==> flow/design.v <==
module alu(alu_out, multiply_top_in, divide_top_in, multiplicand_or_divider_in, sel);  
    input [64:0] multiply_top_in;  
    input [64:0] divide_top_in;  
    input [64:0] multiplicand_or_divider_in;  
    input sel;  
    output [64:0] alu_out;  
    wire [64:0] sum;  
    wire [64:0] diff;  
    assign sum = multiplicand_or_divider_in + multiply_top_in;
    assign diff = divide_top_in - multiplicand_or_divider_in;
    assign alu_out = sel ? sum : diff;
endmodule
module control(clk, reset, start, m_d, data_in, alu_sel, ready, wr, initial_wr, sh_right, sh_left);  
    input clk, reset, start, m_d;  
    input [1:0] data_in;  
    output ready, wr, initial_wr, sh_right, sh_left, alu_sel;  
    wire ready_check;
    wire wr_check;
    wire initial_wr_check;
    wire sh_right_check;
    wire sh_left_check;
    wire mul_wr;
    wire div_wr;
    reg [1:0] state;
    reg [9:0] counter;
    always @(posedge clk) begin
        if (reset) begin  
            state <= 2'd0;
            counter <= 10'd0;
        end
        else begin  
            case (state)  
                2'b00: begin  
                    if (start == 1) state <= 2'b01;  
                end
                2'b01: begin  
                    counter <= 0;  
                    state <= 2'b10;  
                end
                2'b10: begin  
                    if (counter == 63) state <= 2'b00;  
                    counter <= counter + 1;  
                end
            endcase
        end
    end
    assign alu_sel = m_d;  
    assign mul_wr = data_in[0] && m_d;  
    assign div_wr = !(data_in[1] || m_d);  
    assign wr_check = (state == 2'b10) && (mul_wr || div_wr);  
    assign wr = wr_check ? 1 : 0;  
    assign initial_wr_check = (state == 2'b01);  
    assign initial_wr = initial_wr_check ? 1 : 0;  
    assign sh_right_check = (state == 2'b10) && m_d;  
    assign sh_right = sh_right_check ? 1 : 0;  
    assign sh_left_check = (state == 2'b10) && (!m_d);  
    assign sh_left = sh_left_check ? 1 : 0;  
    assign ready_check = (state == 2'b00);  
    assign ready = ready_check ? 1 : 0;  
endmodule
module multiplicand_n_divider_register(clk, reset, data_in, data_out);
    input [63:0] data_in;  
    input clk, reset;  
    output [63:0] data_out;  
    reg [63:0] mul_div_reg;  
    always @(posedge clk) begin
        if (reset)  
            mul_div_reg <= 64'd0;  
        else 
            mul_div_reg <= data_in;  
    end
    assign data_out = mul_div_reg;
endmodule
module result_register(clk, reset, data_in, wr, initial_data_in, initial_wr, sh_right, sh_left, result);
    input [64:0] data_in;  
    input [63:0] initial_data_in;  
    input clk, reset, wr, initial_wr, sh_right, sh_left;  
    output [128:0] result;  
    reg [128:0] result_reg;  
    always @(posedge clk) begin
        if (reset)  
            result_reg <= 129'd0;  
        else begin
            if (initial_wr == 1)  
                result_reg <= {65'd0, initial_data_in};  
            else begin
                if (wr && sh_right)  
                    result_reg <= {1'd0, data_in, result_reg[63:1]}; 
                else if (wr && sh_left)  
                    result_reg <= {data_in, result_reg[62:0], 1'b1};
                else if (sh_right)  
                    result_reg <= {1'd0, result_reg[128:1]};
                else if (sh_left)  
                    result_reg <= {result_reg[127:0], 1'b0};
            end
        end
    end
    assign result = result_reg;
endmodule
module multiply_n_divide_top(clk, reset, a_in, b_in, m_d, start, result, ready);
    input [63:0] a_in, b_in;  
    input clk, reset, start, m_d;  
    output ready;  
    output [128:0] result;  
    wire [63:0] mul_div_reg_out;  
    wire [64:0] alu_out;  
    wire [128:0] res_reg_out;  
    wire control_wr;  
    wire control_initial_wr;  
    wire control_sh_right;  
    wire control_alu_sel;  
    wire control_sh_left;  
    multiplicand_n_divider_register mndr1(
        .clk(clk),
        .reset(reset),
        .data_in(b_in),
        .data_out(mul_div_reg_out)
    );
    alu alu1(
        .multiply_top_in(res_reg_out[128:64]),
        .divide_top_in(res_reg_out[127:63]),
        .multiplicand_or_divider_in({1'b0,mul_div_reg_out}),
        .sel(control_alu_sel),
        .alu_out(alu_out)
    );
    result_register resr1(
        .clk(clk),
        .reset(reset),
        .data_in(alu_out),
        .wr(control_wr),
        .initial_data_in(a_in),
        .initial_wr(control_initial_wr),
        .sh_right(control_sh_right),
        .sh_left(control_sh_left),
        .result(res_reg_out)
    );
    control cu1(
        .clk(clk),
        .reset(reset),
        .start(start),
        .m_d(m_d),
        .data_in({alu_out[64], res_reg_out[0]}),
        .alu_sel(control_alu_sel),
        .ready(ready),
        .wr(control_wr),
        .initial_wr(control_initial_wr),
        .sh_right(control_sh_right),
        .sh_left(control_sh_left)
    );
    assign result = res_reg_out;
endmodule
; Tool chain data of multiply_n_divide_top
; Module multiply_n_divide_top before and after one edit of its RTL, step after step.
; "orig" refers to lines of the RTL above, "edited" to lines of the edited file.
; "delta" is "edited" less "orig", of the values as shown.
; Operators: Yosys type, input widths -> output width; for muxes data width and select width s.
; Cell names lack the library's common part.
; A cell with -- has no value.
[inputs]
top_module = multiply_n_divide_top
clk_port = clk
library = sky130hd
pvt_corner = tt_025C_1v80

; Edit of the RTL
; The edit as a unified diff against the file above.
; This change comes from a script, not from a designer. The edited design behaves differently; no optimisation was intended.
; begin of diff
@@ -7,5 +7,5 @@
     wire [64:0] sum;  
     wire [64:0] diff;  
-    assign sum = multiplicand_or_divider_in + multiply_top_in;
+    assign sum = multiplicand_or_divider_in ^ multiply_top_in;
     assign diff = divide_top_in - multiplicand_or_divider_in;
     assign alu_out = sel ? sum : diff;
; end of diff

; Elaborated design
; Source: Yosys, flattened and elaborated, memories not mapped. Widths are those after wreduce. Registers that Yosys merges into a memory's read port (data or address) are not register bits. Print and check cells do not count. Equal cells are merged and count once.
[bits]
columns = item, orig, edited, delta
row1 = elab_cells, 48, 48, 0
row2 = register_bits, 205, 205, 0
row3 = input_bits, 132, 132, 0
row4 = out_inout_bits, 130, 130, 0
[classes]
columns = item, orig, edited, delta
row1 = addsub, 3, 2, -1
row2 = muxes, 15, 15, 0
row3 = reduce_and_logical, 19, 19, 0
row4 = bitwise, 0, 1, 1
row5 = equal, 5, 5, 0
[ops]
columns = op, orig, edited, delta
row1 = $add 64x65->65, 1, 0, -1
row2 = $xor 64x65->65, 0, 1, 1
; Operator kinds equal on both sides are left out: 26.

; Longest topological paths
; Longest topological path by Yosys (ltp), each cell counted once; first at word level (registers and memories cut), then after technology mapping (sequential cells cut; the memories' decode and read muxes count).
[depth]
columns = item, orig, edited, delta
row1 = ltp_word, 11, 11, 0
row2 = abc_area, 0, 0, --
row3 = mapped_depth, 15, 16, 1
row4 = mapped_depth_nobuf, 14, 13, -1

; Netlist
; Yosys stat after the flow's synthesis: flattened, memories mapped to cells. It holds for the ABC_AREA given above (unset counts as 0); a run with the other value may have another netlist.
[by_type]
columns = cell, orig, edited, delta
row1 = ha_1, 129, 65, -64
row2 = a21o_1, 83, 24, -59
row3 = a21oi_1, 306, 252, -54
row4 = nor2_1, 253, 201, -52
row5 = o21ai_0, 159, 112, -47
row6 = nand3_1, 49, 77, 28
row7 = or3_1, 35, 9, -26
row8 = o221a_2, 25, 4, -21
row9 = a32oi_1, 0, 20, 20
row10 = xor2_1, 44, 61, 17
row11 = nand2b_1, 23, 9, -14
row12 = clkbuf_1, 126, 114, -12
row13 = xnor2_1, 65, 54, -11
row14 = buf_2, 11, 22, 11
row15 = nand4_1, 36, 27, -9
row16 = mux2_2, 11, 3, -8
row17 = nand2_1, 140, 146, 6
row18 = a31oi_1, 26, 20, -6
; Cell types equal on both sides are left out: 13.
; Not every row of either side is listed.
[synth_totals]
columns = item, orig, edited, delta
row1 = ffs, 206, 206, 0
row2 = n_buf, 156, 148, -8
row3 = area_um2, 17485.5, 14614.0, -2871.5
row4 = cells, 2338, 1968, -370
row5 = seq_area_um2, 4124.0, 4124.0, 0.0
; The figures by module come from a second, unflattened synthesis with its own total; it is not the netlist above.
[hier_totals]
columns = item, orig, edited, delta
row1 = hier_cells, 2462, 1941, -521
row2 = area_unflattened_um2, 18659.1, 15249.6, -3409.5
; Each row is one instance without its submodules.
[modules_orig]
columns = module, area_um2, n_cells, instances, seq_area_um2
row1 = alu, 8822.2, 1371, 1, 0.0
row2 = result_register, 7220.7, 875, 1, 2582.5
row3 = multiplicand_n_divider_register, 1918.1, 135, 1, 1281.2
row4 = control, 694.4, 80, 1, 260.2
row5 = multiply_n_divide_top, 3.8, 1, 1, 0.0
[modules_edited]
columns = module, area_um2, n_cells, instances, seq_area_um2
row1 = result_register, 7220.7, 875, 1, 2582.5
row2 = alu, 5412.7, 850, 1, 0.0
row3 = multiplicand_n_divider_register, 1918.1, 135, 1, 1281.2
row4 = control, 694.4, 80, 1, 260.2
row5 = multiply_n_divide_top, 3.8, 1, 1, 0.0

; Worst setup path after synthesis
; Path of least setup slack by OpenSTA after synthesis, without wires, with an ideal clock, recovery checks aside; 20% of the period is set as input and as output delay. Where synthesis merged equal registers, the netlist keeps one of their names.
[synth_timing]
columns = item, orig, edited, delta
row1 = kind, register to register, register to register, --
row2 = from, register resr1.result_reg[64], register resr1.result_reg[63], --
row3 = to, register resr1.result_reg[83], register resr1.result_reg[121], --
row4 = n_path_buf, 0, 2, 2
row5 = period_ns, 4.5, 4.5, 0.0
row6 = stages, 14, 16, 2
row7 = launch_ns, 0.000, 0.000, 0.000
row8 = slack_ns, 1.112, 1.367, 0.255
row9 = setup_time_ns, 0.119, 0.103, -0.016
row10 = path_delay_ns, 3.388, 3.132, -0.256
row11 = arrival_ns, 3.269, 3.029, -0.240
row12 = required_time_ns, 4.381, 4.397, 0.016
row13 = synth_period_reached_ns, 3.388, 3.133, -0.255
; "path_delay_ns" = arrival - input delay + setup time.
; "stages": output pins that drive a net of the path, with the launching flip-flop's if there is one; two outputs of one cell count as two.
; "synth_period_reached_ns" = period - worst setup slack (recovery checks aside). The figure is calculated, with input and output delays left at 20% of the set period.
; Between the ends stands the longest chain of elaborated cells between them, by number of cells; it is not shown to be the way that was timed. Of several equally long chains one is given.
; A line is the first line of the expression or statement that the cell stems from. Yosys adds cells for indexed reads and writes and turns some case tables into memories.
; At most two assigning lines are given for a register; there are more.
[synth_between_orig]
path_cell_list = dfxtp_1 ha_1 fa_1 a211o_1 a2111oi_4 nor4_2 a311o_1 a21oi_1 nor2_1 a21o_1 a21oi_2 xor2_1 o21ai_0 o221a_2
elab_chain_cells = 10
cone_cells = 13
cone_lines = 8
classes_between = 2 x add/sub; 4 x mux; 7 x reduce/logical
[synth_lines_orig]
columns = item, line
row1 = "start, declared", 79  ; reg [128:0] result_reg;
row2 = "start, assigned", 85  ; result_reg <= {65'd0, initial_data_in};
row3 = "start, assigned", 88  ; result_reg <= {1'd0, data_in, result_reg[63:1]};
row4 = $sub 65x64->65, 10  ; assign diff = divide_top_in - multiplicand_or_divider_in;
row5 = $mux 65, 11  ; assign alu_out = sel ? sum : diff;
row6 = $logic_or 1x1->1, 49  ; assign div_wr = !(data_in[1] || m_d);
row7 = $logic_not 1->1, 49
row8 = $logic_or 1x1->1, 50  ; assign wr_check = (state == 2'b10) && (mul_wr || div_wr);
row9 = $logic_and 1x1->1, 50
row10 = $mux 1, 51  ; assign wr = wr_check ? 1 : 0;
row11 = $logic_and 1x1->1, 89  ; else if (wr && sh_left)
row12 = $mux 129, 89
row13 = $mux 128, 87  ; if (wr && sh_right)
row14 = "end, assigned", 85
row15 = "end, assigned", 88
row16 = "end, declared", 79
[synth_between_edited]
path_cell_list = dfxtp_1 inv_1 ha_1 fa_1 nand2b_1 a21o_1 a21o_1 a221oi_1 o21ai_1 nand3_1 or3b_1 buf_2 buf_6 a21oi_2 a21oi_1 a2111oi_2
elab_chain_cells = 10
cone_cells = 12
cone_lines = 7
classes_between = 1 x add/sub; 4 x mux; 7 x reduce/logical
[synth_lines_edited]
columns = item, line
row1 = "start, declared", 79  ; reg [128:0] result_reg;
row2 = "start, assigned", 85  ; result_reg <= {65'd0, initial_data_in};
row3 = "start, assigned", 88  ; result_reg <= {1'd0, data_in, result_reg[63:1]};
row4 = $sub 65x64->65, 10  ; assign diff = divide_top_in - multiplicand_or_divider_in;
row5 = $mux 65, 11  ; assign alu_out = sel ? sum : diff;
row6 = $logic_or 1x1->1, 49  ; assign div_wr = !(data_in[1] || m_d);
row7 = $logic_not 1->1, 49
row8 = $logic_or 1x1->1, 50  ; assign wr_check = (state == 2'b10) && (mul_wr || div_wr);
row9 = $logic_and 1x1->1, 50
row10 = $mux 1, 51  ; assign wr = wr_check ? 1 : 0;
row11 = $logic_and 1x1->1, 89  ; else if (wr && sh_left)
row12 = $mux 129, 89
row13 = $mux 128, 87  ; if (wr && sh_right)
row14 = "end, assigned", 85
row15 = "end, assigned", 88
row16 = "end, declared", 79

; Timing after layout
; Path of least setup slack in the final report of each run of pair A (OpenROAD, finished layout, wires in). Where an end is a register, its clock arrival counts in the times.
[layout_timing]
columns = item, orig, edited, delta
row1 = kind, register to register, register to register, --
row2 = from, register resr1.result_reg[63], register resr1.result_reg[63], --
row3 = to, register resr1.result_reg[103], register resr1.result_reg[113], --
row4 = slack_ns, 0.23, 0.48, 0.25
row5 = period_ns, 4.16, 4.16, 0.00
row6 = launch_ns, 0.57, 0.57, 0.00
row7 = required_time_ns, 4.60, 4.60, 0.00
row8 = arrival_ns, 4.37, 4.12, -0.25
row9 = n_path_buf, 0, 1, 1
row10 = stages, 15, 15, 0
row11 = setup_time_ns, 0.14, 0.11, -0.03
; Between the ends stands the longest chain of elaborated cells between them, by number of cells; it is not shown to be the way that was timed. Of several equally long chains one is given.
; At most two assigning lines are given for a register; there are more.
[layout_between_orig]
path_cell_list = dfxtp_1 inv_1 ha_1 fa_1 nand2b_1 a21oi_1 o21ai_1 a31oi_2 nor2b_2 o41ai_4 mux2_4 nor2_8 nand2_2 o221ai_1 a21oi_1
elab_chain_cells = 10
cone_cells = 12
cone_lines = 7
classes_between = 1 x add/sub; 4 x mux; 7 x reduce/logical
[layout_lines_orig]
columns = item, line
row1 = "start, declared", 79  ; reg [128:0] result_reg;
row2 = "start, assigned", 85  ; result_reg <= {65'd0, initial_data_in};
row3 = "start, assigned", 88  ; result_reg <= {1'd0, data_in, result_reg[63:1]};
row4 = $sub 65x64->65, 10  ; assign diff = divide_top_in - multiplicand_or_divider_in;
row5 = $mux 65, 11  ; assign alu_out = sel ? sum : diff;
row6 = $logic_or 1x1->1, 49  ; assign div_wr = !(data_in[1] || m_d);
row7 = $logic_not 1->1, 49
row8 = $logic_or 1x1->1, 50  ; assign wr_check = (state == 2'b10) && (mul_wr || div_wr);
row9 = $logic_and 1x1->1, 50
row10 = $mux 1, 51  ; assign wr = wr_check ? 1 : 0;
row11 = $logic_and 1x1->1, 89  ; else if (wr && sh_left)
row12 = $mux 129, 89
row13 = $mux 128, 87  ; if (wr && sh_right)
row14 = "end, assigned", 85
row15 = "end, assigned", 88
row16 = "end, declared", 79
[layout_between_edited]
path_cell_list = dfxtp_1 inv_1 ha_1 fa_1 nand2b_1 a21o_1 a21o_1 a221oi_1 o21ai_1 nand3_1 or3b_2 buf_12 a31oi_1 a21o_1 a21oi_1
elab_chain_cells = 10
cone_cells = 12
cone_lines = 7
classes_between = 1 x add/sub; 4 x mux; 7 x reduce/logical
[layout_lines_edited]
columns = item, line
row1 = "start, declared", 79  ; reg [128:0] result_reg;
row2 = "start, assigned", 85  ; result_reg <= {65'd0, initial_data_in};
row3 = "start, assigned", 88  ; result_reg <= {1'd0, data_in, result_reg[63:1]};
row4 = $sub 65x64->65, 10  ; assign diff = divide_top_in - multiplicand_or_divider_in;
row5 = $mux 65, 11  ; assign alu_out = sel ? sum : diff;
row6 = $logic_or 1x1->1, 49  ; assign div_wr = !(data_in[1] || m_d);
row7 = $logic_not 1->1, 49
row8 = $logic_or 1x1->1, 50  ; assign wr_check = (state == 2'b10) && (mul_wr || div_wr);
row9 = $logic_and 1x1->1, 50
row10 = $mux 1, 51  ; assign wr = wr_check ? 1 : 0;
row11 = $logic_and 1x1->1, 89  ; else if (wr && sh_left)
row12 = $mux 129, 89
row13 = $mux 128, 87  ; if (wr && sh_right)
row14 = "end, assigned", 85
row15 = "end, assigned", 88
row16 = "end, declared", 79

; Flow runs
; Both versions went through the flow (Yosys, OpenROAD) with the same settings in each pair. Constraints: input delay and output delay 20% of the set period each, output load 0.01 pF.
[settings_pair_A]
CORE_UTILIZATION = 40
period_ns = 4.16
CAP_MARGIN = 20
CORE_MARGIN = 2
SLEW_MARGIN = 20
[results_pair_A]
columns = item, orig, edited, delta
row1 = final_setup_ws_ns, 0.229, 0.485, 0.256
row2 = final_stdcell_area_um2, 21637.0, 18321.3, -3315.7
row3 = worst_hold_slack_ns, 0.456, 0.446, -0.010
row4 = die_um2, 45403.1, 38079.6, -7323.5
row5 = synthArea_um2, 17485.5, 14614.0, -2871.5
row6 = period_reached_ns, 3.931, 3.675, -0.256
row7 = power_mw, 6.872, 6.250, -0.622
[settings_pair_B]
CELL_PAD_IN_SITES_GLOBAL_PLACEMENT = 1
CORE_MARGIN = 5
CORE_UTILIZATION = 18
CTS_CLUSTER_SIZE = 83
GPL_ROUTABILITY_DRIVEN = 1
HOLD_SLACK_MARGIN = 0.01
PLACE_DENSITY = 0.58
period_ns = 5.88
CAP_MARGIN = 20
SLEW_MARGIN = 20
[results_pair_B]
columns = item, orig, edited, delta
row1 = final_setup_ws_ns, 1.500, 1.275, -0.225
row2 = final_stdcell_area_um2, 22369.0, 19062.0, -3307.0
row3 = worst_hold_slack_ns, 0.450, 0.461, 0.011
row4 = die_um2, 103475.0, 86986.7, -16488.3
row5 = synthArea_um2, 17485.5, 14614.0, -2871.5
row6 = period_reached_ns, 4.380, 4.605, 0.225
row7 = power_mw, 5.363, 4.680, -0.683
; By "period_reached_ns" is meant the clock period of the run minus its worst setup slack. This is arithmetic on one report: input and output delays are still those of the set period (20% each).
; "power_mw" is the tool's figure for a default switching activity; nothing was simulated.
